==> flow/design.v <==
module seq_mult(d, done, clk, a, b, go, reset);
  parameter n=32, log2n=5;
  output [2*n-1:0] d;
  output reg done;
	input clk;
	input [n-1:0] a, b;
	input go, reset;
	reg c;
	reg [n-1:0] p, q, m;
	reg [log2n:0]count;
	reg [n:0] sum;
	reg [log2n:0] count_n;
	always @(posedge clk, posedge reset)
		if(reset == 1) begin
			done <= 0;
		end
    else if(reset == 0) begin
			if(go) begin
				c <= 0;
        p <= 0;
				q <= a;
				m <= b;
				done <= 0;
				count <= n;
      end
			else if (!done) begin
				if (q[0] == 0) begin
					sum = 0 + p; 
				end
				else begin
					sum = m + p; 
				end
				{c,p,q} <= {sum,q} >> 1;
				count_n = count - 1;
				count <= count_n;
				if (count_n == 0) begin
					done <= 1;
				end
			end
		end
	assign d = {p,q};
endmodule
# Reports on seq_mult
# Each step is given for the RTL above and for the edited RTL.
# Lines under "orig" count in the file above, lines under "edited" in the edited file.
# "diff": "edited" minus "orig" as printed here. "change_rel_pct": 100 x difference / "orig".
# Operators carry their Yosys type and port widths (W data, S select, Z words).
# Not given: n/a
dict set report inputs {
  design {seq_mult}
  clock {clk}
  library {sky130hd}
  corner {tt_025C_1v80}
}

# Diff
# The edit as a unified diff against the file above.
# A script made this edit. It changes what the design does and was not meant as an optimisation.
# begin of diff
@@ -1,4 +1,4 @@
 module seq_mult(d, done, clk, a, b, go, reset);
-  parameter n=32, log2n=5;
+  parameter n=32, log2n=6;
   output [2*n-1:0] d;
   output reg done;
# end of diff

# Elaborated design
# Counts by Yosys on the flattened word-level netlist (proc, flatten, opt, wreduce; memories kept). Register bits leave out memories and registers merged into their read ports (data or address). Print and check cells are left out. Cells with the same type and inputs are merged into one.
# item orig edited diff change_rel_pct
set classes {}
lappend classes {reduce_and_logical 3 3 0 0.00}
lappend classes {n_logic 1 1 0 0.00}
lappend classes {n_eq 1 1 0 0.00}
lappend classes {n_mux 8 8 0 0.00}
lappend classes {addsub 2 2 0 0.00}
# cell orig edited diff change_rel_pct
set ops {}
lappend ops {{$logic_not A6 Y1} 1 0 -1 -100.00}
lappend ops {{$mux W6} 1 0 -1 -100.00}
lappend ops {{$sub A6 B1 Y6 const B} 1 0 -1 -100.00}
lappend ops {{$logic_not A7 Y1} 0 1 1 n/a}
lappend ops {{$mux W7} 0 1 1 n/a}
lappend ops {{$sub A7 B1 Y7 const B} 0 1 1 n/a}
lappend ops {{$mux W1} 3 3 0 0.00}
lappend ops {{$mux W32} 3 3 0 0.00}
lappend ops {{$reduce_and A2 Y1} 2 2 0 0.00}
lappend ops {{$add A32 B32 Y33} 1 1 0 0.00}
lappend ops {{$mux W33} 1 1 0 0.00}
lappend ops {{$ne A2 B1 Y1 const B} 1 1 0 0.00}
lappend ops {{$not A1 Y1} 1 1 0 0.00}
# item orig edited diff change_rel_pct
set word_totals {}
lappend word_totals {ff_bits 103 104 1 0.97}
lappend word_totals {elab_cells 20 20 0 0.00}
lappend word_totals {output_inout_bits 65 65 0 0.00}
lappend word_totals {in_bits 67 67 0 0.00}

# Longest topological paths
# Longest topological path by Yosys (ltp), each cell counted once; first at word level (registers and memories cut), then after technology mapping (sequential cells cut; the memories' decode and read muxes count).
# item orig edited diff change_rel_pct
set logic_depth {}
lappend logic_depth {ltp_word 5 5 0 0.00}
lappend logic_depth {abc_area 0 0 n/a n/a}
lappend logic_depth {mapped_depth 9 9 0 0.00}
lappend logic_depth {depth_no_buf 9 9 0 0.00}

# Netlist
# The flow's flattened synthesis, as Yosys stat reports it; memories are mapped. The netlist is that of the ABC_AREA named above (0 if unset); the other value can give another one.
# item orig edited diff change_rel_pct
set mapped {}
lappend mapped {synth_area_um2 5855.6 6029.5 173.9 2.97}
lappend mapped {seq_area_um2 3088.0 3118.0 30.0 0.97}
lappend mapped {ffs 103 104 1 0.97}
lappend mapped {cell_count 491 522 31 6.31}
lappend mapped {buf_cells 17 26 9 52.94}
# type orig edited diff change_rel_pct
set types {}
lappend types {sky130_fd_sc_hd__nor2_1 37 47 10 27.03}
lappend types {sky130_fd_sc_hd__clkbuf_1 8 17 9 112.50}
lappend types {sky130_fd_sc_hd__nand4_1 8 16 8 100.00}
lappend types {sky130_fd_sc_hd__or3_1 9 2 -7 -77.78}
lappend types {sky130_fd_sc_hd__a32o_1 8 2 -6 -75.00}
lappend types {sky130_fd_sc_hd__nand2b_1 7 1 -6 -85.71}
lappend types {sky130_fd_sc_hd__inv_1 10 15 5 50.00}
lappend types {sky130_fd_sc_hd__a211oi_1 8 3 -5 -62.50}
lappend types {sky130_fd_sc_hd__o21a_1 6 1 -5 -83.33}
lappend types {sky130_fd_sc_hd__a31oi_1 0 5 5 n/a}
lappend types {sky130_fd_sc_hd__xor2_1 6 10 4 66.67}
lappend types {sky130_fd_sc_hd__nor2b_1 2 6 4 200.00}
lappend types {sky130_fd_sc_hd__o211ai_1 2 6 4 200.00}
lappend types {sky130_fd_sc_hd__a211o_1 0 4 4 n/a}
lappend types {sky130_fd_sc_hd__nand2_1 34 37 3 8.82}
lappend types {sky130_fd_sc_hd__a21oi_1 33 30 -3 -9.09}
lappend types {sky130_fd_sc_hd__nand3_1 7 10 3 42.86}
lappend types {sky130_fd_sc_hd__o21ai_1 6 3 -3 -50.00}
# The list need not be complete.

# Timing after synthesis
# Source: OpenSTA report_checks on the synthesized netlist (no wires, ideal clock, input and output delay 20% of the period each), path of least setup slack; recovery checks are left aside. Register names are those of the netlist, which keeps one name where synthesis merged equal registers.
# item orig edited diff change_rel_pct
set synth_timing {}
lappend synth_timing {path_kind {input -> register} {input -> register} n/a n/a}
lappend synth_timing {from {input go} {input go} n/a n/a}
lappend synth_timing {to {register count[0]} {register count[0]} n/a n/a}
lappend synth_timing {clock_period_ns 3.3 3.3 0.0 0.00}
lappend synth_timing {input_delay_ns 0.660 0.660 0.000 0.00}
lappend synth_timing {t_first_pin_ns 0.660 0.660 0.000 0.00}
lappend synth_timing {path_buffers 1 1 0 0.00}
lappend synth_timing {arrival_ns 4.501 4.537 0.036 0.80}
lappend synth_timing {slack_ns -1.723 -1.761 -0.038 n/a}
lappend synth_timing {driving_pins 3 3 0 0.00}
lappend synth_timing {path_delay_ns 4.363 4.401 0.038 0.87}
lappend synth_timing {setup_time_ns 0.522 0.524 0.002 n/a}
lappend synth_timing {synth_period_reached_ns 5.023 5.061 0.038 0.76}
# "path_delay_ns" is the arrival time less input delay plus setup time.
# "driving_pins": output pins that drive a net of the path, with the launching flip-flop's if there is one; two outputs of one cell count as two.
# "synth_period_reached_ns" is the clock period less the worst setup slack; recovery checks do not enter. This is arithmetic on one report: input and output delays are still those of the set period (20% each).
dict set report synth_via_orig {
  cell_sequence {sky130_fd_sc_hd__clkbuf_1 -> sky130_fd_sc_hd__inv_1 -> sky130_fd_sc_hd__a21oi_1}
  elab_chain_cells 0
  cells_between 0
  lines_between 0
}
# item line
set synth_rtl_orig {}
lappend synth_rtl_orig {{start: declaration} 7} ;# input go, reset;
lappend synth_rtl_orig {{end: assignment} 24} ;# count <= n;
lappend synth_rtl_orig {{end: assignment} 35} ;# count <= count_n;
lappend synth_rtl_orig {{end: declaration} 10} ;# reg [log2n:0]count;
dict set report synth_via_edited {
  cell_sequence {sky130_fd_sc_hd__clkbuf_1 -> sky130_fd_sc_hd__inv_1 -> sky130_fd_sc_hd__a21oi_1}
  elab_chain_cells 0
  cells_between 0
  lines_between 0
}
# item line
set synth_rtl_edited {}
lappend synth_rtl_edited {{start: declaration} 7} ;# input go, reset;
lappend synth_rtl_edited {{end: assignment} 24} ;# count <= n;
lappend synth_rtl_edited {{end: assignment} 35} ;# count <= count_n;
lappend synth_rtl_edited {{end: declaration} 10} ;# reg [log2n:0]count;

# Worst path after layout
# From the final timing report of the runs of pair A: the path of least setup slack in the routed layout; clock arrival at registers is part of the times.
# item orig edited diff change_rel_pct
set layout_timing {}
lappend layout_timing {path_kind {register -> register} {register -> register} n/a n/a}
lappend layout_timing {from {register p[0]} {register p[0]} n/a n/a}
lappend layout_timing {to {register p[27]} {register p[9]} n/a n/a}
lappend layout_timing {clock_period_ns 2.94 2.94 0.00 0.00}
lappend layout_timing {t_first_pin_ns 0.36 0.36 0.00 0.00}
lappend layout_timing {driving_pins 10 10 0 0.00}
lappend layout_timing {path_buffers 0 0 0 n/a}
lappend layout_timing {arrival_ns 2.92 2.87 -0.05 -1.71}
lappend layout_timing {setup_time_ns 0.24 0.24 0.00 n/a}
lappend layout_timing {slack_ns 0.13 0.19 0.06 n/a}
# The rows between start and end are the longest chain of elaborated cells between them; the timing report does not say that the signal goes this way. Where chains are equally long, one stands for them.
# A line is the first line of the expression or statement that the cell stems from. Yosys adds cells for indexed reads and writes and turns some case tables into memories.
dict set report layout_via_orig {
  cell_sequence {sky130_fd_sc_hd__edfxtp_1 -> sky130_fd_sc_hd__ha_1 -> sky130_fd_sc_hd__fa_1 -> sky130_fd_sc_hd__a21o_1 -> sky130_fd_sc_hd__nand4_1 -> sky130_fd_sc_hd__a21oi_1 -> sky130_fd_sc_hd__o211ai_2 -> sky130_fd_sc_hd__a21oi_1 -> sky130_fd_sc_hd__or3_1 -> sky130_fd_sc_hd__a32o_1}
  elab_chain_cells 3
  cells_between 3
  lines_between 3
  cone_classes {add/sub: 1; mux: 2}
}
# item line
set layout_rtl_orig {}
lappend layout_rtl_orig {{start: declaration} 9} ;# reg [n-1:0] p, q, m;
lappend layout_rtl_orig {{start: assignment} 20} ;# p <= 0;
lappend layout_rtl_orig {{$add A32 B32 Y33} 31} ;# sum = m + p;
lappend layout_rtl_orig {{$mux W33} 27} ;# if (q[0] == 0) begin
lappend layout_rtl_orig {{$mux W32} 26} ;# else if (!done) begin
lappend layout_rtl_orig {{end: assignment} 20}
lappend layout_rtl_orig {{end: declaration} 9}
dict set report layout_via_edited {
  cell_sequence {sky130_fd_sc_hd__edfxtp_1 -> sky130_fd_sc_hd__ha_1 -> sky130_fd_sc_hd__fa_1 -> sky130_fd_sc_hd__a21oi_1 -> sky130_fd_sc_hd__o211ai_2 -> sky130_fd_sc_hd__a21bo_2 -> sky130_fd_sc_hd__a21oi_1 -> sky130_fd_sc_hd__nor2b_1 -> sky130_fd_sc_hd__or3_1 -> sky130_fd_sc_hd__a32o_1}
  elab_chain_cells 3
  cells_between 3
  lines_between 3
  cone_classes {add/sub: 1; mux: 2}
}
# item line
set layout_rtl_edited {}
lappend layout_rtl_edited {{start: declaration} 9} ;# reg [n-1:0] p, q, m;
lappend layout_rtl_edited {{start: assignment} 20} ;# p <= 0;
lappend layout_rtl_edited {{$add A32 B32 Y33} 31} ;# sum = m + p;
lappend layout_rtl_edited {{$mux W33} 27} ;# if (q[0] == 0) begin
lappend layout_rtl_edited {{$mux W32} 26} ;# else if (!done) begin
lappend layout_rtl_edited {{end: assignment} 20}
lappend layout_rtl_edited {{end: declaration} 9}

# Measured runs
# Runs of the flow (Yosys, OpenROAD) on both versions; the two runs of a pair have the same settings. The constraints put input and output delay at 20% of the set period each and load the outputs with 0.01 pF.
dict set report settings_pair_A {
  CORE_UTILIZATION 40
  PLACE_DENSITY 0.6
  period_ns 2.94
  CAP_MARGIN 20
  CORE_MARGIN 2
  SLEW_MARGIN 20
}
# item orig edited diff change_rel_pct
set measured_pair_A {}
lappend measured_pair_A {achieved_period_ns 2.808 2.749 -0.059 -2.10}
lappend measured_pair_A {finalUtil_pct 53.8 53.8 0.0 n/a}
lappend measured_pair_A {timing.setup.ws_ns 0.132 0.191 0.059 n/a}
lappend measured_pair_A {yosys.chip_area_um2 5855.6 6029.5 173.9 2.97}
lappend measured_pair_A {design_die_area_um2 15622.5 16071.9 449.4 2.88}
dict set report settings_pair_B {
  CAP_MARGIN 40
  CELL_PAD_IN_SITES_DETAIL_PLACEMENT 0
  CORE_ASPECT_RATIO 1.87
  CORE_UTILIZATION 40
  GPL_ROUTABILITY_DRIVEN 0
  MIN_ROUTING_LAYER {met1}
  PLACE_DENSITY_LB_ADDON 0.14
  period_ns 4.03
  CORE_MARGIN 2
  SLEW_MARGIN 20
}
# item orig edited diff change_rel_pct
set measured_pair_B {}
lappend measured_pair_B {achieved_period_ns 3.009 2.796 -0.213 -7.08}
lappend measured_pair_B {finalUtil_pct 53.7 52.9 -0.8 n/a}
lappend measured_pair_B {timing.setup.ws_ns 1.021 1.234 0.213 n/a}
lappend measured_pair_B {yosys.chip_area_um2 5855.6 6029.5 173.9 2.97}
lappend measured_pair_B {design_die_area_um2 15671.2 16119.8 448.6 2.86}
# "achieved_period_ns" = clock period - worst setup slack. The figure is calculated, with input and output delays left at 20% of the set period.
